==> flow/design.v <==
module sdram_controller (
    wr_addr,
    wr_data,
    wr_enable,
    rd_addr,
    rd_data,
    rd_ready,
    rd_enable,
    busy, rst_n, clk,
    addr, bank_addr, data_in, data_out, data_oe, clock_enable, cs_n, ras_n, cas_n, we_n,
    data_mask_low, data_mask_high
);
parameter ROW_WIDTH = 13;
parameter COL_WIDTH = 9;
parameter BANK_WIDTH = 2;
parameter SDRADDR_WIDTH = ROW_WIDTH > COL_WIDTH ? ROW_WIDTH : COL_WIDTH;
parameter HADDR_WIDTH = BANK_WIDTH + ROW_WIDTH + COL_WIDTH;
parameter CLK_FREQUENCY = 133;   
parameter REFRESH_TIME =  32;    
parameter REFRESH_COUNT = 8192;  
localparam CYCLES_BETWEEN_REFRESH = ( CLK_FREQUENCY
                                      * 1_000
                                      * REFRESH_TIME
                                    ) / REFRESH_COUNT;
localparam IDLE      = 5'b00000;
localparam INIT_NOP1 = 5'b01000,
           INIT_PRE1 = 5'b01001,
           INIT_NOP1_1=5'b00101,
           INIT_REF1 = 5'b01010,
           INIT_NOP2 = 5'b01011,
           INIT_REF2 = 5'b01100,
           INIT_NOP3 = 5'b01101,
           INIT_LOAD = 5'b01110,
           INIT_NOP4 = 5'b01111;
localparam REF_PRE  =  5'b00001,
           REF_NOP1 =  5'b00010,
           REF_REF  =  5'b00011,
           REF_NOP2 =  5'b00100;
localparam READ_ACT  = 5'b10000,
           READ_NOP1 = 5'b10001,
           READ_CAS  = 5'b10010,
           READ_NOP2 = 5'b10011,
           READ_READ = 5'b10100;
localparam WRIT_ACT  = 5'b11000,
           WRIT_NOP1 = 5'b11001,
           WRIT_CAS  = 5'b11010,
           WRIT_NOP2 = 5'b11011;
localparam CMD_PALL = 8'b10010001,
           CMD_REF  = 8'b10001000,
           CMD_NOP  = 8'b10111000,
           CMD_MRS  = 8'b10000000,
           CMD_BACT = 8'b10011000,
           CMD_READ = 8'b10101001,
           CMD_WRIT = 8'b10100001;
input  [HADDR_WIDTH-1:0]   wr_addr;
input  [15:0]              wr_data;
input                      wr_enable;
input  [HADDR_WIDTH-1:0]   rd_addr;
output [15:0]              rd_data;
input                      rd_enable;
output                     rd_ready;
output                     busy;
input                      rst_n;
input                      clk;
output [SDRADDR_WIDTH-1:0] addr;
output [BANK_WIDTH-1:0]    bank_addr;
input  [15:0]              data_in;
output [15:0]              data_out;
output                     data_oe;
output                     clock_enable;
output                     cs_n;
output                     ras_n;
output                     cas_n;
output                     we_n;
output                     data_mask_low;
output                     data_mask_high;
reg  [HADDR_WIDTH-1:0]   haddr_r;
reg  [15:0]              wr_data_r;
reg  [15:0]              rd_data_r;
reg                      busy;
reg                      data_mask_low_r;
reg                      data_mask_high_r;
reg [SDRADDR_WIDTH-1:0]  addr_r;
reg [BANK_WIDTH-1:0]     bank_addr_r;
reg                      rd_ready_r;
wire                     data_mask_low, data_mask_high;
assign data_mask_high = data_mask_high_r;
assign data_mask_low  = data_mask_low_r;
assign rd_data        = rd_data_r;
reg [3:0] state_cnt;
reg [9:0] refresh_cnt;
reg [7:0] command;
reg [4:0] state;
reg [7:0] command_nxt;
reg [3:0] state_cnt_nxt;
reg [4:0] next;
assign {clock_enable, cs_n, ras_n, cas_n, we_n} = command[7:3];
assign bank_addr      = (state[4]) ? bank_addr_r : command[2:1];
assign addr           = (state[4] | state == INIT_LOAD) ? addr_r : { {SDRADDR_WIDTH-11{1'b0}}, command[0], 10'd0 };
assign data_out = wr_data_r;
assign data_oe  = (state == WRIT_CAS);
assign rd_ready = rd_ready_r;
always @ (posedge clk)
  if (~rst_n)
    begin
    state <= INIT_NOP1;
    command <= CMD_NOP;
    state_cnt <= 4'hf;
    haddr_r <= {HADDR_WIDTH{1'b0}};
    wr_data_r <= 16'b0;
    rd_data_r <= 16'b0;
    busy <= 1'b0;
    end
  else
    begin
    state <= next;
    command <= command_nxt;
    if (!state_cnt)
      state_cnt <= state_cnt_nxt;
    else
      state_cnt <= state_cnt - 1'b1;
    if (wr_enable)
      wr_data_r <= wr_data;
    if (state == READ_READ)
      begin
      rd_data_r <= data_in;
      rd_ready_r <= 1'b1;
      end
    else
      rd_ready_r <= 1'b0;
    busy <= state[4];
    if (rd_enable)
      haddr_r <= rd_addr;
    else if (wr_enable)
      haddr_r <= wr_addr;
    end
always @ (posedge clk)
 if (~rst_n)
   refresh_cnt <= 10'b0;
 else
   if (state == REF_NOP2)
     refresh_cnt <= 10'b0;
   else
     refresh_cnt <= refresh_cnt + 1'b1;
always @*
begin
    if (state[4])
      {data_mask_low_r, data_mask_high_r} = 2'b00;
    else
      {data_mask_low_r, data_mask_high_r} = 2'b11;
   bank_addr_r = 2'b00;
   addr_r = {SDRADDR_WIDTH{1'b0}};
   if (state == READ_ACT | state == WRIT_ACT)
     begin
     bank_addr_r = haddr_r[HADDR_WIDTH-1:HADDR_WIDTH-(BANK_WIDTH)];
     addr_r = haddr_r[HADDR_WIDTH-(BANK_WIDTH+1):HADDR_WIDTH-(BANK_WIDTH+ROW_WIDTH)];
     end
   else if (state == READ_CAS | state == WRIT_CAS)
     begin
     bank_addr_r = haddr_r[HADDR_WIDTH-1:HADDR_WIDTH-(BANK_WIDTH)];
     addr_r = {
               {SDRADDR_WIDTH-(11){1'b0}},
               1'b1,                        
               {10-COL_WIDTH{1'b0}},
               haddr_r[COL_WIDTH-1:0]
              };
     end
   else if (state == INIT_LOAD)
     begin
     addr_r = {{SDRADDR_WIDTH-10{1'b0}}, 10'b1000110000};
     end
end
always @*
begin
   state_cnt_nxt = 4'd0;
   command_nxt = CMD_NOP;
   if (state == IDLE)
        if (refresh_cnt >= CYCLES_BETWEEN_REFRESH)
          begin
          next = REF_PRE;
          command_nxt = CMD_PALL;
          end
        else if (rd_enable)
          begin
          next = READ_ACT;
          command_nxt = CMD_BACT;
          end
        else if (wr_enable)
          begin
          next = WRIT_ACT;
          command_nxt = CMD_BACT;
          end
        else
          begin
          next = IDLE;
          end
    else
      if (!state_cnt)
        case (state)
          INIT_NOP1:
            begin
            next = INIT_PRE1;
            command_nxt = CMD_PALL;
            end
          INIT_PRE1:
            begin
            next = INIT_NOP1_1;
            end
          INIT_NOP1_1:
            begin
            next = INIT_REF1;
            command_nxt = CMD_REF;
            end
          INIT_REF1:
            begin
            next = INIT_NOP2;
            state_cnt_nxt = 4'd7;
            end
          INIT_NOP2:
            begin
            next = INIT_REF2;
            command_nxt = CMD_REF;
            end
          INIT_REF2:
            begin
            next = INIT_NOP3;
            state_cnt_nxt = 4'd7;
            end
          INIT_NOP3:
            begin
            next = INIT_LOAD;
            command_nxt = CMD_MRS;
            end
          INIT_LOAD:
            begin
            next = INIT_NOP4;
            state_cnt_nxt = 4'd1;
            end
          REF_PRE:
            begin
            next = REF_NOP1;
            end
          REF_NOP1:
            begin
            next = REF_REF;
            command_nxt = CMD_REF;
            end
          REF_REF:
            begin
            next = REF_NOP2;
            state_cnt_nxt = 4'd7;
            end
          WRIT_ACT:
            begin
            next = WRIT_NOP1;
            state_cnt_nxt = 4'd1;
            end
          WRIT_NOP1:
            begin
            next = WRIT_CAS;
            command_nxt = CMD_WRIT;
            end
          WRIT_CAS:
            begin
            next = WRIT_NOP2;
            state_cnt_nxt = 4'd1;
            end
          READ_ACT:
            begin
            next = READ_NOP1;
            state_cnt_nxt = 4'd1;
            end
          READ_NOP1:
            begin
            next = READ_CAS;
            command_nxt = CMD_READ;
            end
          READ_CAS:
            begin
            next = READ_NOP2;
            state_cnt_nxt = 4'd1;
            end
          READ_NOP2:
            begin
            next = READ_READ;
            end
          default:
            begin
            next = IDLE;
            end
          endcase
      else
        begin
        next = state;
        command_nxt = command;
        end
end
endmodule
# Step by step through the tools: sdram_controller
# Tool output for the design above, in the order of the flow.
# Line numbers count from 1 in the design file above.
# Operators: Yosys type, input widths -> output width; for muxes data width and select width s.
# Not given: --
# inputs
top_module,sdram_controller
clk_port,clk
lib,sky130hd
pvt_corner,tt_025C_1v80

# Word level
# Source: Yosys, flattened and elaborated, memories not mapped. Widths are those after wreduce. Print and check cells do not count. Equal cells are merged and count once.
# Memory sizes are those after Yosys's memory passes, which may raise the word count (mostly to a power of two), join words into wider ones and drop unused or constant bits.
# word_totals
latch_bits,0
wordCells,54
out_inout_bits,57
memories,1
register_bits,85
in_bits,84
rom_bits,384
clocked_rd_ports_x_width,12
ramBits,0
# mem_list
name,size,word_bits,rd,write_ports,line,text
(no name shown),32,12,1,0,199,case (state)
# classes
n_eq,7
shift,0
mux,25
reduce_logical,5
bitwise,4
div_mod_pow,0
multipliers,0
cmp,1
add_sub_neg,2
# ops
operator,count
$mux 24,2
$mux 5,7
$mux 13,2
$eq 5x5->1 const B,5
$mux 6,3
$mux 8,2
$mux 11,1
$add 10x1->10 const B,1
$ge 10x10->1 const B,1
$mux 10,1
$mux 4,2
$mux 2,4
$eq 5x3->1 const B,1
$eq 5x4->1 const B,1
$logic_not 5->1,1
$reduce_bool 2->1,2
$sub 4x1->4 const B,1
$logic_not 4->1,1
$or 1x1->1,3
$reduce_or 2->1,1
$not 1->1,1
$mux 1,1

# Depth
# Yosys ltp: most cells in a row. Word level: on the elaborated netlist, between registers, memories and ports. Mapped: between sequential cells and ports; inverters and the memories' decode and read muxes count.
# logic_depth
ltp_word,6
ABC_AREA,0
mapped_depth,11
depth_no_buf,10

# Synthesis result
# Yosys stat after the flow's synthesis: flattened, memories mapped to cells. It holds for the ABC_AREA given above (unset counts as 0); a run with the other value may have another netlist.
# Totals and module areas in this step are rounded.
# types
cell,count,area_total_um2
sky130_fd_sc_hd__dfxtp_1,91,1.82E+03
sky130_fd_sc_hd__mux2i_1,53,530.509
sky130_fd_sc_hd__nor2_1,94,352.838
sky130_fd_sc_hd__a21oi_1,48,240.23
sky130_fd_sc_hd__nand2_1,53,198.941
sky130_fd_sc_hd__ha_1,10,125.12
sky130_fd_sc_hd__and3_1,12,75.072
sky130_fd_sc_hd__nand3_1,15,75.072
sky130_fd_sc_hd__clkbuf_1,18,67.565
sky130_fd_sc_hd__xnor2_1,5,43.792
sky130_fd_sc_hd__a311o_1,4,40.038
sky130_fd_sc_hd__inv_1,10,37.536
sky130_fd_sc_hd__buf_4,4,30.029
sky130_fd_sc_hd__edfxtp_1,1,30.029
sky130_fd_sc_hd__o21ai_0,6,30.029
sky130_fd_sc_hd__xor2_1,3,26.275
sky130_fd_sc_hd__and2_1,4,25.024
sky130_fd_sc_hd__nor3_1,5,25.024
# Not listed: further types 40, cells in them 58.
# mapped
cells,494
mapped_area_um2,4210
seq_area_um2,1850
n_buf,32
ff_cells,92

# Path before layout
# Path of least setup slack by OpenSTA after synthesis, without wires, with an ideal clock, recovery checks aside; 20% of the period is set as input and as output delay. Where synthesis merged equal registers, the netlist keeps one of their names.
# synth_timing
path_type,input port to flip-flop
startpoint,input port rst_n
endpoint,register (no name shown)
launch_ns,1.500
setup_slack_ns,4.104
required_time_ns,7.384
n_path_buf,1
delay_ns,1.896
period_ns,7.5
in_delay_ns,1.500
stages,8
t_arrival_ns,3.280
setup_ns,0.116
synth_period_reached_ns,3.396
# "delay_ns" = arrival - input delay + setup time.
# "stages": output pins that drive a net of the path, with the launching flip-flop's if there is one; two outputs of one cell count as two.
# "synth_period_reached_ns" is the clock period less the worst setup slack; recovery checks do not enter. This is arithmetic on one report: input and output delays are still those of the set period (20% each).
# synth_between
cell_sequence,sky130_fd_sc_hd__clkbuf_1 -> sky130_fd_sc_hd__inv_2 -> sky130_fd_sc_hd__nor3_1 -> sky130_fd_sc_hd__inv_1 -> sky130_fd_sc_hd__ha_1 -> sky130_fd_sc_hd__nor2b_1 -> sky130_fd_sc_hd__or3_1 -> sky130_fd_sc_hd__and3_1
# synth_lines
element,line,text
"start, declared",63,input                      rst_n;
# Chain of elaborated cells between the ends: none given.

# Worst path after layout
# From the final timing report of flow run 1: the path of least setup slack in the routed layout; clock arrival at registers is part of the times.
# layout_timing
path_type,flip-flop to output port
startpoint,register state[4]
endpoint,output port addr[4]
setup_slack_ns,0.82
stages,6
t_arrival_ns,2.45
period_ns,4.09
launch_ns,0.35
n_path_buf,1
output_delay_ns,0.82
required_time_ns,3.27
# The rows between start and end are the longest chain of elaborated cells between them; the timing report does not say that the signal goes this way. Where chains are equally long, one stands for them.
# A line is the first line of the expression or statement that the cell stems from. Yosys adds cells for indexed reads and writes and turns some case tables into memories.
# layout_between
cell_sequence,sky130_fd_sc_hd__dfxtp_1 -> sky130_fd_sc_hd__inv_1 -> sky130_fd_sc_hd__nor3_1 -> sky130_fd_sc_hd__nor2_1 -> sky130_fd_sc_hd__a21oi_1 -> sky130_fd_sc_hd__clkdlybuf4s50_1
elab_chain_len,5
cells_between,12
cone_classes,eq/ne (5); mux (4); logic (3)
# layout_lines
element,line,text
"start, declared",93,reg [4:0] state;
"start, assigned",106,state <= INIT_NOP1;
"start, assigned",116,state <= next;
$eq 5x4->1,168,else if (state == INIT_LOAD)
$mux 10,168,
$mux 11,158,else if (state == READ_CAS | state == WRIT_CAS)
$mux 13,153,if (state == READ_ACT | state == WRIT_ACT)
$mux 13,99,"assign addr           = (state[4] | state == INIT_LOAD) ? addr_r : { {SDRADDR_WIDTH-11{1'b0}}, command[0], 10' ..."
"end, declared",65,output [SDRADDR_WIDTH-1:0] addr;

Settings and measured results of 4 stored flow runs for module sdram_controller (sky130hd), not sorted in any way. The constraints put input and output delay at 20% of the set period each and load the outputs with 0.01 pF.
"clock_period_reached_ns" = clock period - worst setup slack. The figure is calculated, with input and output delays left at 20% of the set period.
"worst_setup_path_time_ns" means the part of the period allowed to the worst setup path (the constraints hold back 20% at inputs and 20% at outputs) less its slack; where the path has registers, the arrival times of their clocks count too.
"power_total_mw" rests on the timing tool's default activity at the inputs, not on a simulated workload.
The results are shown rounded.

Flow run 1, flow files:
==> flow/run.sh <==
#!/bin/bash
# the make line also repeats the synthesis and layout settings of config.mk as NAME=value (left out here)
make -C /OpenROAD-flow-scripts/flow DESIGN_CONFIG=/design/flow/config.mk WORK_HOME=/design/flow/orfs CLKGATE_MAP_FILE= finish
==> flow/config.mk <==
export PLATFORM = sky130hd
export DESIGN_NAME = sdram_controller
export DESIGN_NICKNAME = sdram_controller
export VERILOG_FILES = /design/flow/design.v
export SDC_FILE = /design/flow/constraint.sdc
export NUM_CORES = 4
export LEC_CHECK = 0
export CAP_MARGIN = 20
export CORE_MARGIN = 2
export CORE_UTILIZATION = 40
export PLACE_DENSITY = 0.6
export SLEW_MARGIN = 20
==> flow/constraint.sdc <==
create_clock -name core_clock -period 4.09 [get_ports {clk}]
set_input_delay 0.8180 -clock core_clock [delete_from_list [all_inputs] [get_ports {clk}]]
set_output_delay 0.8180 -clock core_clock [all_outputs]
set_load 0.01 [all_outputs]

==> results of flow run 1, as CSV <==
result,value
fin_hold_ws_ns,0.453
timing.setup.tns_ns,0.000
final_cell_area_um2,5880
power_total_mw,1.83
final_setup_ws_ns,0.818
final_util_pct,57.2
clock_period_reached_ns,3.272
design.die.area_um2,11400
worst_setup_path_time_ns,2.45
path_kind,"flip-flop to output port"
synthArea_um2,4210

Flow run 2, flow files:
==> flow/run.sh <==
#!/bin/bash
# the make line also repeats the synthesis and layout settings of config.mk as NAME=value (left out here)
make -C /OpenROAD-flow-scripts/flow DESIGN_CONFIG=/design/flow/config.mk WORK_HOME=/design/flow/orfs CLKGATE_MAP_FILE= finish
==> flow/config.mk <==
export PLATFORM = sky130hd
export DESIGN_NAME = sdram_controller
export DESIGN_NICKNAME = sdram_controller
export VERILOG_FILES = /design/flow/design.v
export SDC_FILE = /design/flow/constraint.sdc
export NUM_CORES = 4
export LEC_CHECK = 0
export CAP_MARGIN = 20
export CORE_MARGIN = 6
export CORE_UTILIZATION = 53
export GPL_ROUTABILITY_DRIVEN = 1
export SLEW_MARGIN = 20
export TNS_END_PERCENT = 70
==> flow/constraint.sdc <==
create_clock -name core_clock -period 2.68 [get_ports {clk}]
set_input_delay 0.5360 -clock core_clock [delete_from_list [all_inputs] [get_ports {clk}]]
set_output_delay 0.5360 -clock core_clock [all_outputs]
set_load 0.01 [all_outputs]

==> results of flow run 2, as CSV <==
result,value
fin_hold_ws_ns,0.458
timing.setup.tns_ns,0.000
final_cell_area_um2,5940
power_total_mw,2.70
final_setup_ws_ns,0.133
final_util_pct,79.8
clock_period_reached_ns,2.547
design.die.area_um2,10200
worst_setup_path_time_ns,2.55
path_kind,"flip-flop to flip-flop"
synthArea_um2,4210

Flow run 3, flow files:
==> flow/run.sh <==
#!/bin/bash
# the make line also repeats the synthesis and layout settings of config.mk as NAME=value (left out here)
make -C /OpenROAD-flow-scripts/flow DESIGN_CONFIG=/design/flow/config.mk WORK_HOME=/design/flow/orfs CLKGATE_MAP_FILE= finish
==> flow/config.mk <==
export PLATFORM = sky130hd
export DESIGN_NAME = sdram_controller
export DESIGN_NICKNAME = sdram_controller
export VERILOG_FILES = /design/flow/design.v
export SDC_FILE = /design/flow/constraint.sdc
export NUM_CORES = 4
export LEC_CHECK = 0
export ABC_AREA = 0
export CAP_MARGIN = 20
export CELL_PAD_IN_SITES_GLOBAL_PLACEMENT = 0
export CORE_MARGIN = 2
export CORE_UTILIZATION = 40
export MAX_ROUTING_LAYER = met4
export PLACE_DENSITY_LB_ADDON = 0.1
export SLEW_MARGIN = 20
export TNS_END_PERCENT = 10
==> flow/constraint.sdc <==
create_clock -name core_clock -period 4.38 [get_ports {clk}]
set_input_delay 0.8760 -clock core_clock [delete_from_list [all_inputs] [get_ports {clk}]]
set_output_delay 0.8760 -clock core_clock [all_outputs]
set_load 0.01 [all_outputs]

==> results of flow run 3, as CSV <==
result,value
fin_hold_ws_ns,0.457
timing.setup.tns_ns,0.000
final_cell_area_um2,5840
power_total_mw,1.62
final_setup_ws_ns,0.895
final_util_pct,56.9
clock_period_reached_ns,3.485
design.die.area_um2,11400
worst_setup_path_time_ns,2.61
path_kind,"flip-flop to output port"
synthArea_um2,4210

Flow run 4, flow files:
==> flow/run.sh <==
#!/bin/bash
# the make line also repeats the synthesis and layout settings of config.mk as NAME=value (left out here)
make -C /OpenROAD-flow-scripts/flow DESIGN_CONFIG=/design/flow/config.mk WORK_HOME=/design/flow/orfs CLKGATE_MAP_FILE= finish
==> flow/config.mk <==
export PLATFORM = sky130hd
export DESIGN_NAME = sdram_controller
export DESIGN_NICKNAME = sdram_controller
export VERILOG_FILES = /design/flow/design.v
export SDC_FILE = /design/flow/constraint.sdc
export NUM_CORES = 4
export LEC_CHECK = 0
export CAP_MARGIN = 20
export CELL_PAD_IN_SITES_DETAIL_PLACEMENT = 0
export CORE_ASPECT_RATIO = 1.65
export CORE_MARGIN = 3
export CORE_UTILIZATION = 51
export GPL_TIMING_DRIVEN = 0
export HOLD_SLACK_MARGIN = 0.05
export MAX_ROUTING_LAYER = met5
export MIN_ROUTING_LAYER = met2
export PLACE_DENSITY_LB_ADDON = 0.13
export SETUP_SLACK_MARGIN = -0.26
export SLEW_MARGIN = 10
export TNS_END_PERCENT = 60
==> flow/constraint.sdc <==
create_clock -name core_clock -period 4.09 [get_ports {clk}]
set_input_delay 0.8180 -clock core_clock [delete_from_list [all_inputs] [get_ports {clk}]]
set_output_delay 0.8180 -clock core_clock [all_outputs]
set_load 0.01 [all_outputs]

==> results of flow run 4, as CSV <==
result,value
fin_hold_ws_ns,0.454
timing.setup.tns_ns,0.000
final_cell_area_um2,5990
power_total_mw,1.93
final_setup_ws_ns,0.311
final_util_pct,74.5
clock_period_reached_ns,3.779
design.die.area_um2,9410
worst_setup_path_time_ns,3.78
path_kind,"flip-flop to flip-flop"
synthArea_um2,4210
